==> flow/design.v <==
`timescale 10 ns / 1 ns
module alu(
	input  [32 - 1:0]  A,
	input  [32 - 1:0]  B,
	input  [              2:0]  ALUop,
	output                      Overflow,
	output                      CarryOut,
	output                      Zero,
	output [32 - 1:0]  Result
);
	wire CarryIn = (ALUop[2]==1'b1||ALUop[1:0]==2'b11);								 
	wire [32 :0] A_Extended = {A[32 - 1],A};	 
	wire [32 :0] B_Extended = {B[32 - 1],B};
	wire [32 :0] B_Convert = (ALUop[2]==1'b1||ALUop[1:0]==2'b11)? ~B_Extended : B_Extended; 
	wire [32 + 1:0] C = A_Extended+B_Convert+CarryIn;	 
	wire [32 - 1:0] Less;
	assign Result=({32{ALUop==3'b000}}&(A&B))
				|({32{ALUop==3'b001}}&(A|B))
				|({32{ALUop==3'b100}}&(A^B))
				|({32{ALUop==3'b101}}&~(A|B))
				|({32{ALUop[1:0]==2'b10}}&(C[32 - 1:0]))
				|({32{ALUop[1:0]==2'b11}}&(Less));
	assign Zero=(Result==32'b0);
	assign CarryOut=(ALUop[2]||ALUop[1:0])^C[32+1];
	assign Overflow=C[32]^C[32-1];				 
	assign Less={{(32-1){1'b0}},(ALUop[2]&&C[32])||((~ALUop[2])&&CarryOut)};
endmodule
`timescale 10 ns / 1 ns
module shifter (
	input  [32 - 1:0] A,
	input  [              4:0] B,
	input  [              1:0] Shiftop,
	output [32 - 1:0] Result
);
	localparam Left_logical     = 2'b00;
	localparam Right_logical    = 2'b10;
	localparam Right_arthimetic = 2'b11;
	wire   [2*32-1:0] extended_data = {{32{A[32-1]}},A};
	assign Result = {32{Shiftop==Left_logical}} & (A<<B) |
	                {32{Shiftop==Right_logical}} & (A>>B) |
					{32{Shiftop==Right_arthimetic}} & extended_data[{1'b0,B}+:32];
endmodule
`timescale 10 ns / 1 ns
module reg_file(
	input                       clk,
	input  [5 - 1:0]  waddr,
	input  [5 - 1:0]  raddr1,
	input  [5 - 1:0]  raddr2,
	input                       wen,
	input  [32 - 1:0]  wdata,
	output [32 - 1:0]  rdata1,
	output [32 - 1:0]  rdata2
);
	reg [32-1:0] rf [31:0];
	always @(posedge clk)
	begin
		if(wen==1'b1 && waddr!=5'b0) 
		rf [waddr]<= wdata; 
	end
	assign rdata1=(raddr1==0)?0:rf[raddr1];
	assign rdata2=(raddr2==0)?0:rf[raddr2]; 
endmodule
`timescale 10ns / 1ns
module custom_cpu(
	input         clk,
	input         rst,
	output [31:0] PC,
	output        Inst_Req_Valid,
	input         Inst_Req_Ready,
	input  [31:0] Instruction,
	input         Inst_Valid,
	output        Inst_Ready,
	output [31:0] Address,
	output        MemWrite,
	output [31:0] Write_data,
	output [ 3:0] Write_strb,
	output        MemRead,
	input         Mem_Req_Ready,
	input  [31:0] Read_data,
	input         Read_data_Valid,
	output        Read_data_Ready,
	output [31:0] cpu_perf_cnt_0,
	output [31:0] cpu_perf_cnt_1,
	output [31:0] cpu_perf_cnt_2
);
	wire [31:0] opnumber_1, opnumber_2;
	wire [ 2:0] ALUop;
	wire overflow,carryout,zero;
	wire [31:0] result_1;
	wire [31:0] shift_data;
	wire [ 4:0] shift_amount;
	wire [ 1:0] shiftop;
	wire [31:0] result_2;
	wire [ 4:0] RF_raddr1;
	wire [ 4:0] RF_raddr2;
	wire [31:0] RF_rdata1, RF_rdata2;
	wire	    RF_wen;
	wire [ 4:0] RF_waddr;
	wire [31:0]	RF_wdata;
	alu alu_u0(opnumber_1,opnumber_2,ALUop,overflow,carryout,zero,result_1); 
	shifter shifter_u0(shift_data,shift_amount,shiftop,result_2); 
	reg_file reg_file_u0(clk,RF_waddr,RF_raddr1,RF_raddr2,RF_wen,RF_wdata,RF_rdata1,RF_rdata2); 
	reg  [31:0] IR;  
	reg  [31:0] MDR;  
	reg  [31:0] PC_reg;  
	reg  [31:0] PC_next_reg;  
	reg  [31:0] ALUout;  
	wire [ 6:0] opcode      = IR[ 6: 0];
	wire [ 4:0] rd          = IR[11: 7];
	wire [ 2:0] funct3      = IR[14:12];
	wire [ 4:0] rs1         = IR[19:15];
	wire [ 4:0] rs2         = IR[24:20];
	wire [ 6:0] funct7      = IR[31:25];
	wire [11:0] I_immediate = IR[31:20];
	wire [11:0] S_immediate = {IR[31:25],IR[11:7]};
	wire [12:0] B_immediate = {IR[31],IR[7],IR[30:25],IR[11:8],1'b0};
	wire [31:0] U_immediate = {IR[31:12],12'b0};
	wire [20:0] J_immediate = {IR[31],IR[19:12],IR[20],IR[30:21],1'b0};
	wire R_type            = opcode[5] && opcode[4] && ~opcode[2];
	wire I_type            = ~opcode[5] && opcode[4] && ~opcode[2];
	wire R_calculate       = R_type && ~R_shift && ~multiply;
	wire R_shift           = R_type && (funct3[1:0]==2'b01);
	wire multiply          = R_type && (funct7[0]);
	wire I_calculate       = I_type && ~I_shift;
	wire I_shift           = I_type && (funct3[1:0]==2'b01);
	wire calculate         = R_calculate || I_calculate;
	wire shift             = R_shift || I_shift;
	wire jump              = opcode[6] && opcode[2];
	wire branch            = opcode[6] && ~opcode[2];
	wire load              = ~opcode[5] && ~opcode[4];
	wire store             = ~opcode[6] && opcode[5] && ~opcode[4];
	wire load_imm          = ~opcode[6] && opcode[2];
	wire jal               = jump && opcode[3];
	wire jalr              = jump && ~opcode[3];
	wire [2:0] ALUsrc_state = {(current_state[3:1]==3'b000), current_state[3],current_state[2]||current_state[1]};  
	wire [1:0] ALUsrcA      = {jalr,load_imm};
	wire [2:0] ALUsrcB1     = {branch,jal,jalr};
	wire [3:0] ALUsrcB2     = {load_imm,branch || R_calculate || multiply,load || I_calculate,store};
	localparam INIT      = 9'b000000001,  
			   IF        = 9'b000000010,  
			   IW        = 9'b000000100,  
			   ID        = 9'b000001000,  
			   EX        = 9'b000010000,  
			   STORE     = 9'b000100000,  
			   LOAD      = 9'b001000000,  
			   RDW       = 9'b010000000,  
			   WB        = 9'b100000000;  
	reg [8:0] current_state;
	reg [8:0] next_state;
	always @(posedge clk)begin
		if(rst==1'b1)
			current_state <= INIT;
		else
			current_state <= next_state;
	end
	always @(*)begin
		if(rst==1'b1)
			next_state = INIT;
		else begin
			case(current_state)
			INIT: 
				next_state = IF;  
			IF:   begin
				if(Inst_Req_Ready==1'b1)  
					next_state = IW;
				else
					next_state = IF;
			end
			IW:   begin
				if(Inst_Valid==1'b1)  
					next_state = ID;
				else
					next_state = IW;
			end
			ID:   
				next_state = EX;  
			EX:   begin
				if(branch)
					next_state = IF;
				else if(calculate||shift||jump||load_imm||multiply)
					next_state = WB;
				else if(store)
					next_state = STORE;
				else if(load)
					next_state = LOAD;
				else
					next_state = EX;
			end
			STORE:begin
				if(Mem_Req_Ready==1'b1)  
					next_state = IF;
				else
					next_state = STORE;
			end
			LOAD: begin
				if(Mem_Req_Ready==1'b1)  
					next_state = RDW;
				else
					next_state = LOAD;
			end
			RDW:  begin
				if(Read_data_Valid==1'b1)  
					next_state = WB;
				else
					next_state = RDW;
			end
			WB:
				next_state = IF;
			default:
				next_state = INIT;
			endcase
		end
	end
	always @(posedge clk)begin
		if(current_state==INIT)  
			PC_next_reg <= 32'b0;
		else if(current_state==IF || current_state==IW)  
			PC_next_reg <= ALUout;
	end
	wire [2:0] branch_type = {funct3[2:1]==2'b00,funct3[2:1]==2'b10,funct3[2:1]==2'b11};
	wire branch_condition = branch_type[2] && (funct3[0]^zero) ||
							branch_type[1] && (funct3[0]^result_1[0]) ||
							branch_type[0] && (funct3[0]^carryout);  
	always @(posedge clk)begin
		if(current_state==INIT)
			PC_reg <= 32'b0;
		else if(current_state==ID && ~jump && ~branch && ~load_imm)
			PC_reg <= PC_next_reg;
		else if(current_state==EX)begin
			if(branch && branch_condition)
				PC_reg <= ALUout;
			else if(branch && ~branch_condition)
				PC_reg <= PC_next_reg;
			else if(jump)
				PC_reg <= ALUout;
			else if(load_imm)
				PC_reg <= PC_next_reg;
		end
	end
	always @(posedge clk)begin
		if(current_state[2] && Inst_Valid)
			IR <= Instruction;
	end
	always @(posedge clk)begin
		if(current_state[7] && Read_data_Valid)
			MDR <= Read_data;
	end
	always @(posedge clk)begin
		ALUout <= result_1;
	end
	assign PC = PC_reg;
	assign RF_raddr1       = rs1;
	assign RF_raddr2       = rs2;
	wire   write_condition = calculate||shift||load||load_imm||jump||multiply;
	assign RF_wen          = (current_state == WB)&&(write_condition);
	assign RF_waddr        = rd;
	wire [31:0] calculate_wdata = {32{calculate}} & ALUout;
	wire [31:0] shift_wdata     = {32{shift}} & result_2;
	wire [63:0] full_multiply_result = RF_rdata1*RF_rdata2;
	wire [31:0] multiply_wdata  = {32{multiply}} & full_multiply_result[31:0];
	wire [31:0] jump_wdata      = {32{jump}} & PC_next_reg;
	wire [31:0] load_imm_wdata  = {32{load_imm}} & (opcode[5]? U_immediate:ALUout);
	wire [31:0] load_wdata; 
	wire [ 7:0] target_byte     = MDR[{ALUout[1:0],3'b0}+:8];
	wire [15:0] target_halfword = MDR[{ALUout[1:0],3'b0}+:16];
	wire [31:0] zeroextended_target_byte = {{24{1'b0}},target_byte};
	wire [31:0] zeroextended_target_halfword = {{16{1'b0}},target_halfword};
	wire [31:0] signextended_target_byte = {{24{target_byte[7]}},target_byte};
	wire [31:0] signextended_target_halfword = {{16{target_halfword[15]}},target_halfword};
	assign load_wdata           = {32{load}} &
								  {{32{(funct3==3'b000)}} & signextended_target_byte |
	                               {32{(funct3==3'b001)}} & signextended_target_halfword |
								   {32{(funct3==3'b010)}} & MDR |
								   {32{(funct3==3'b100)}} & zeroextended_target_byte |
								   {32{(funct3==3'b101)}} & zeroextended_target_halfword};
	assign RF_wdata             = load_wdata | calculate_wdata | shift_wdata | multiply_wdata |jump_wdata | load_imm_wdata;
	assign opnumber_1               = {32{ALUsrc_state[0]}} & PC_reg |
									  {32{ALUsrc_state[1]}} & (ALUsrcA[1]? RF_rdata1:PC_reg) |
									  {32{ALUsrc_state[2]}} & (ALUsrcA[0]? PC_reg:RF_rdata1);
	wire [31:0] signextended_Iimm   = {{20{I_immediate[11]}},I_immediate};
	wire [31:0] signextended_Jimm   = {{11{J_immediate[20]}},J_immediate};
	wire [31:0] signextended_Bimm   = {{19{B_immediate[12]}},B_immediate};
	wire [31:0] signextended_Simm   = {{20{S_immediate[11]}},S_immediate};
	assign opnumber_2               = {32{ALUsrc_state[0]}} & 32'b100 |
									  {32{ALUsrc_state[1]}} & {
										{32{ALUsrcB1[0]}} & signextended_Iimm |
										{32{ALUsrcB1[1]}} & signextended_Jimm |
										{32{ALUsrcB1[2]}} & signextended_Bimm } |
									  {32{ALUsrc_state[2]}} & {
										{32{ALUsrcB2[0]}} & signextended_Simm |
										{32{ALUsrcB2[1]}} & signextended_Iimm |
										{32{ALUsrcB2[2]}} & RF_rdata2 |
										{32{ALUsrcB2[3]}} & U_immediate};
	wire ADD_type              = (funct3==3'b000);
	wire AND_type              = funct3[2];
	wire SLT_type              = (funct3[2:1]==2'b01);
	wire [2:0] AND_op          = {~funct3[1],1'b0,funct3[1:0]==2'b10};
	wire [2:0] SLT_op          = {~funct3[0],2'b11};
	wire [2:0] ALUop_Rcal      = {3{R_calculate}} &
							     {{3{ADD_type}} & {funct7[5],2'b10} |
	                              {3{AND_type}} & AND_op |
							      {3{SLT_type}} & SLT_op};
	wire [2:0] ALUop_Ical      = {3{I_calculate}} &
								 {{3{ADD_type}} & {3'b010} |
								  {3{AND_type}} & AND_op |
								  {3{SLT_type}} & SLT_op};
	wire [2:0] ALUop_branch    = {3{branch}} &
								 {{3{~funct3[2]}} & 3'b110 |
								  {3{funct3[2:1]==2'b10}} & 3'b111 |
								  {3{funct3[1]}} & 3'b011};
	assign ALUop               = {3{ALUsrc_state[0] || ALUsrc_state[1]}} & {3'b010} |
								 {3{ALUsrc_state[2]}} & {
									{3{jump||load||store||load_imm}} & {3'b010} |
									ALUop_branch | ALUop_Rcal | ALUop_Ical
								 };
	assign shift_data   = shift? RF_rdata1 : RF_rdata2;
	assign shift_amount = {5{R_shift}} & RF_rdata2[4:0] |
						  {5{I_shift}} & I_immediate[4:0] |
						  {5{store}} & {ALUout[1:0],3'b000};
	assign shiftop      = {2{shift}} & {funct3[2],funct7[5]} |
						  {2{store}} & {2'b00};
	assign Inst_Req_Valid = current_state[1];
	assign Inst_Ready     = current_state[0] | current_state[2];
	assign Read_data_Ready= current_state[0] | current_state[7];
	assign MemRead        = current_state[6];
	assign MemWrite       = current_state[5];
	assign Address        = {32{current_state[1]}} & PC_reg |
						    {32{current_state[5] || current_state[6]}} & {ALUout[31:2],{2'b0}};
	assign Write_data     = result_2;
	wire [3:0] sb_strb    = {4{funct3[1:0]==2'b00}} & {ALUout[1:0]==2'b11,ALUout[1:0]==2'b10,ALUout[1:0]==2'b01,ALUout[1:0]==2'b00};
	wire [3:0] sh_strb    = {4{funct3[0]}} & {{2{ALUout[1]}},{2{~ALUout[1]}}};
	wire [3:0] sw_strb    = {4{funct3[1]}} & {4'b1111};
	assign Write_strb     = {4{store}} & (sb_strb | sh_strb | sw_strb);
	reg [31:0] cycle_cnt;
	always @(posedge clk)begin
		if(rst==1'b1)
			cycle_cnt <= 32'b0;
		else
			cycle_cnt <= cycle_cnt+32'b1;
	end
	assign cpu_perf_cnt_0 = cycle_cnt;
	reg [31:0] mem_cycle_cnt;
	always @(posedge clk)begin
		if(rst==1'b1)
			mem_cycle_cnt <= 32'b0;
		else if((current_state[6] || current_state[5]) && Mem_Req_Ready)  
			mem_cycle_cnt <= mem_cycle_cnt+32'b1;
	end
	assign cpu_perf_cnt_1 = mem_cycle_cnt;
	reg [31:0] inst_cycle_cnt;
	always @(posedge clk)begin
		if(rst==1'b1)
			inst_cycle_cnt <= 32'b0;
		else if(current_state[1] && Inst_Req_Ready)  
			inst_cycle_cnt <= inst_cycle_cnt+32'b1;
	end
	assign cpu_perf_cnt_2 = inst_cycle_cnt;
endmodule
# --- From RTL to reports: custom_cpu ---
# Tool output for the design above, in the order of the flow.
# Lines are those of the file above, counted from 1.
# Cell names lack the library's common part.
inputs:
  top: "custom_cpu"
  clock_port: "clk"
  library: "sky130hd"
  corner: "tt_025C_1v80"

# --- Word level ---
# Counts by Yosys on the flattened word-level netlist (proc, flatten, opt, wreduce; memories kept). Print and check cells are left out.
# Yosys's memory passes give these memory sizes; they may raise the number of words (mostly to a power of two), join words into wider ones and drop unused or constant bits.
bits:
  reg_bits: 265
  mem_bits_rw: 1024
  out_inout_bits: 201
  elab_cells: 267
  memories: 1
  clocked_rd_ports_x_width: 64
  in_bits: 70
classes:
  eq_ne: 28
  n_addsub: 5
  bitwise: 116
  shifts: 5
  mul: 1
  reduce_and_logical: 74
  muxes: 28
memory_table:
  columns: ["memory", "size", "word_bits", "rd", "write_ports", "line_no", "source"]
  rows:
  - ["reg_file_u0.rf", 32, 32, 2, 1, 54, "reg [32-1:0] rf [31:0];"]
ops:
  columns: ["operator", "n"]
  rows:
  - ["32-bit AND", 32]
  - ["32-bit by 32-bit multiplier with 32-bit output", 1]
  - ["32-bit bitwise OR", 26]
  - ["32-bit two-way mux", 13]
  - ["32-bit by 1-bit adder with 32-bit output (second input constant)", 3]
  - ["9-bit parallel mux with 8-bit select", 1]
  - ["64-bit by 6-bit variable part select with 32-bit output", 1]
  - ["1-bit logical AND", 34]
  - ["33-bit by 33-bit adder with 34-bit output", 1]
  - ["34-bit by 1-bit adder with 34-bit output", 1]
  - ["33-bit inverter", 1]
  - ["33-bit two-way mux", 1]
  - ["3-bit by 32-bit bitwise OR with 32-bit output", 1]
  - ["32-bit by 1-bit AND with 32-bit output", 1]
  - ["32-bit by 16-bit AND with 32-bit output", 1]
  - ["32-bit XOR", 1]
  - ["32-bit by 5-bit << shifter with 32-bit output", 1]
  - ["32-bit by 5-bit >> shifter with 32-bit output", 1]
  - ["32-bit by 6-bit variable part select with 16-bit output", 1]
  - ["32-bit by 6-bit variable part select with 8-bit output", 1]
  - ["32-bit by 8-bit AND with 32-bit output", 1]
  - ["32-bit inverter", 1]
  - ["32-bit logical NOT", 1]
  - ["9-bit two-way mux", 3]
  - ["1-bit logical OR", 24]
  - ["3-bit AND", 7]
  - ["2-bit == test (second input constant)", 9]
  - ["3-bit bitwise OR", 6]
# Not listed: further kinds 38, cells in them 82.

# --- Depth ---
# Yosys ltp: most cells in a row. Word level: on the elaborated netlist, between registers, memories and ports. Mapped: between sequential cells and ports; inverters and the memories' decode and read muxes count.
logic_depth:
  depth_word: 33
  ABC_AREA: 0
  mapped_depth: 39
  ltp_nobuf: 33

# --- Synthesis result ---
# Source: synth_stat.txt of the flow (Yosys; design flattened, memories mapped). It holds for the ABC_AREA given above (unset counts as 0); a run with the other value may have another netlist.
synth_totals:
  ffs: 1297
  synth_area_um2: 85180.4
  buf_cells: 477
  seqArea_um2: 36835.3
  cells: 6787
types:
  columns: ["cell_type", "n", "area_total_um2"]
  rows:
  - ["edfxtp_1", 1086, 3.26E+04]
  - ["mux4_2", 633, 1.43E+04]
  - ["fa_1", 409, 8.19E+03]
  - ["dfxtp_1", 211, 4.22E+03]
  - ["ha_1", 221, 2.77E+03]
  - ["nor2_1", 635, 2.38E+03]
  - ["inv_1", 569, 2.14E+03]
  - ["mux2i_1", 207, 2.07E+03]
  - ["nand2_1", 527, 1.98E+03]
  - ["a21oi_1", 251, 1.26E+03]
  - ["clkbuf_1", 331, 1.24E+03]
  - ["xnor2_1", 123, 1.08E+03]
  - ["o21ai_0", 174, 870.835]
  - ["xor2_1", 95, 832.048]
  - ["nand2b_1", 96, 600.576]
  - ["mux2_2", 53, 596.822]
  - ["a211oi_1", 70, 525.504]
  - ["nor2b_1", 83, 519.248]
# Not listed: further types 75, cells in them 1013.
# The figures by module come from a second, unflattened synthesis with its own total; it is not the netlist above.
unflattened:
  hier_cells: 6756
  area_unflattened_um2: 84760.0
# Rows give one instance, submodules left out.
modules:
  columns: ["module", "mod_seq_area_um2", "instances", "cells", "area_um2"]
  rows:
  - ["reg_file", 30749.5, 1, 2400, 47013.8]
  - ["custom_cpu", 5885.6, 1, 3224, 29057.9]
  - ["alu", 0.0, 1, 653, 4673.2]
  - ["shifter", 0.0, 1, 479, 4015.1]

# --- Timing after synthesis ---
# OpenSTA on the mapped netlist: ideal clock, no wires. The path of least setup slack (recovery checks aside). Input and output delay are each 20% of the period. Register names are those of the netlist, which keeps one name where synthesis merged equal registers.
synth_timing:
  path_kind: "register to register"
  start: "register (name not given)"
  end: "memory reg_file_u0.rf[0][29]"
  slack_ns: 0.080
  delay_ns: 10.920
  setup_time_ns: 0.454
  clock_period_ns: 11.0
  required_ns: 10.546
  t_arrival_ns: 10.466
  n_path_buf: 6
  path_stages: 38
  t_first_pin_ns: 0.000
  synth_period_reached_ns: 10.92
# "delay_ns" = arrival - input delay + setup time.
# "path_stages" counts driving pins, that of a launching flip-flop among them; a cell with two outputs on the path counts twice.
# "synth_period_reached_ns" is the clock period less the worst setup slack; recovery checks do not enter. This is arithmetic on one report: input and output delays are still those of the set period (20% each).
synth_between:
  cell_sequence: "dfxtp_1 buf_2 buf_2 buf_2 mux4_2 mux4_2 mux2i_1 or2_2 clkbuf_1 clkbuf_1 clkbuf_1 nor2_1 fa_1 inv_1 fa_1 inv_1 fa_1 inv_1 (+2 left out) ha_1 ha_1 fa_1 inv_1 fa_1 inv_1 ha_1 and3_1 a221oi_1 o21bai_1 a41o_1 o311ai_0 nand4_1 a41oi_1 o21ai_0 a31oi_1 xnor2_1 o21ai_0"
synth_rtl:
  columns: ["item", "line_no", "source"]
  rows:
  - ["end, declared", 54, "reg [32-1:0] rf [31:0];"]
# Chain of elaborated cells between the ends: none given.

# --- Worst path after layout ---
# From the final timing report of job 1: the path of least setup slack in the routed layout; clock arrival at registers is part of the times.
layout_timing:
  path_kind: "register to register"
  start: "register (name not given)"
  end: "memory reg_file_u0.rf[15][31]"
  t_first_pin_ns: 0.79
  setup_time_ns: 0.27
  t_arrival_ns: 11.02
  n_path_buf: 6
  path_stages: 38
  required_ns: 11.54
  clock_period_ns: 11.0
  slack_ns: 0.52
layout_between:
  cell_sequence: "dfxtp_4 buf_12 mux4_2 mux4_2 mux2i_1 or2_2 buf_4 nor2_1 fa_1 fa_1 fa_1 inv_1 fa_1 inv_1 ha_1 ha_1 fa_1 inv_1 (+2 left out) ha_1 and3_1 a221oi_1 o21bai_1 a41o_1 o311ai_0 buf_4 nand4_1 buf_4 a41oi_1 buf_4 o21ai_0 a31oi_1 o21bai_1 a21oi_1 xnor2_1 a221o_1 buf_12"
layout_rtl:
  columns: ["item", "line_no", "source"]
  rows:
  - ["end, declared", 54, "reg [32-1:0] rf [31:0];"]
# Chain of elaborated cells between the ends: none given.
# Some nets on the timed path still bear RTL names; the line given drives or declares the net.
layout_named_nets:
  columns: ["net", "line_no", "source"]
  rows:
  - ["RF_wdata[31]", 276, "assign RF_wdata = load_wdata | calculate_wdata | shift_wdata | multiply_wdata |jump_wdata | load_imm_wdata;"]

# Settings and measured results of 3 stored flow runs for module custom_cpu (sky130hd), not sorted in any way. The constraints put input and output delay at 20% of the set period each and load the outputs with 0.01 pF.
# "achieved_clock_period_ns" is the run's clock period less its worst setup slack. It is reckoned from that one timing run; input and output delays stay at 20% of the period that was set.
# By "worst_path_allowed_less_slack_ns" is meant the share of the clock period that the worst setup path is allowed (20% is reserved at inputs, 20% at outputs), minus its slack. Clock arrival times at its registers enter into it.
runs:
  - name: "job 1"
    settings:
      CAP_MARGIN: 30
      HOLD_SLACK_MARGIN: 0.23
      period_ns: 11.0
      CORE_MARGIN: 2
      CORE_UTILIZATION: 40
      SLEW_MARGIN: 20
    results:
      synth_chip_area_um2: 85180.4
      final_die_area_um2: 216658.0
      finish.stdcell_area_um2: 98330.6
      finish.utilization_frac: 0.464
      worst_setup_slack_ns: 0.518
      timing.setup.tns_ns: 0.000
      hold_ws_ns: 0.491
      achieved_clock_period_ns: 10.482
      worst_path_allowed_less_slack_ns: 10.48
      worst_path_kind: "register to register"
  - name: "job 2"
    settings:
      CELL_PAD_IN_SITES_GLOBAL_PLACEMENT: 1
      CORE_ASPECT_RATIO: 1.09
      CORE_UTILIZATION: 40
      CTS_CLUSTER_DIAMETER: 351
      CTS_CLUSTER_SIZE: 79
      PLACE_DENSITY_LB_ADDON: 0.2
      SLEW_MARGIN: 15
      period_ns: 11.0
      CAP_MARGIN: 20
      CORE_MARGIN: 2
    results:
      synth_chip_area_um2: 85180.4
      final_die_area_um2: 216663.0
      finish.stdcell_area_um2: 94210.4
      finish.utilization_frac: 0.446
      worst_setup_slack_ns: 0.364
      timing.setup.tns_ns: 0.000
      hold_ws_ns: 0.507
      achieved_clock_period_ns: 10.636
      worst_path_allowed_less_slack_ns: 10.64
      worst_path_kind: "register to register"
  - name: "job 3"
    settings:
      CAP_MARGIN: 30
      CELL_PAD_IN_SITES_DETAIL_PLACEMENT: 1
      CELL_PAD_IN_SITES_GLOBAL_PLACEMENT: 1
      CORE_MARGIN: 8
      CTS_CLUSTER_DIAMETER: 326
      CTS_CLUSTER_SIZE: 10
      GPL_TIMING_DRIVEN: 0
      PLACE_DENSITY_LB_ADDON: 0.11
      SETUP_SLACK_MARGIN: 2.69
      TNS_END_PERCENT: 95
      period_ns: 11.0
      CORE_UTILIZATION: 40
      SLEW_MARGIN: 20
    results:
      synth_chip_area_um2: 85180.4
      final_die_area_um2: 227973.0
      finish.stdcell_area_um2: 106343.0
      finish.utilization_frac: 0.502
      worst_setup_slack_ns: 0.524
      timing.setup.tns_ns: 0.000
      hold_ws_ns: 0.491
      achieved_clock_period_ns: 10.476
      worst_path_allowed_less_slack_ns: 10.48
      worst_path_kind: "register to register"
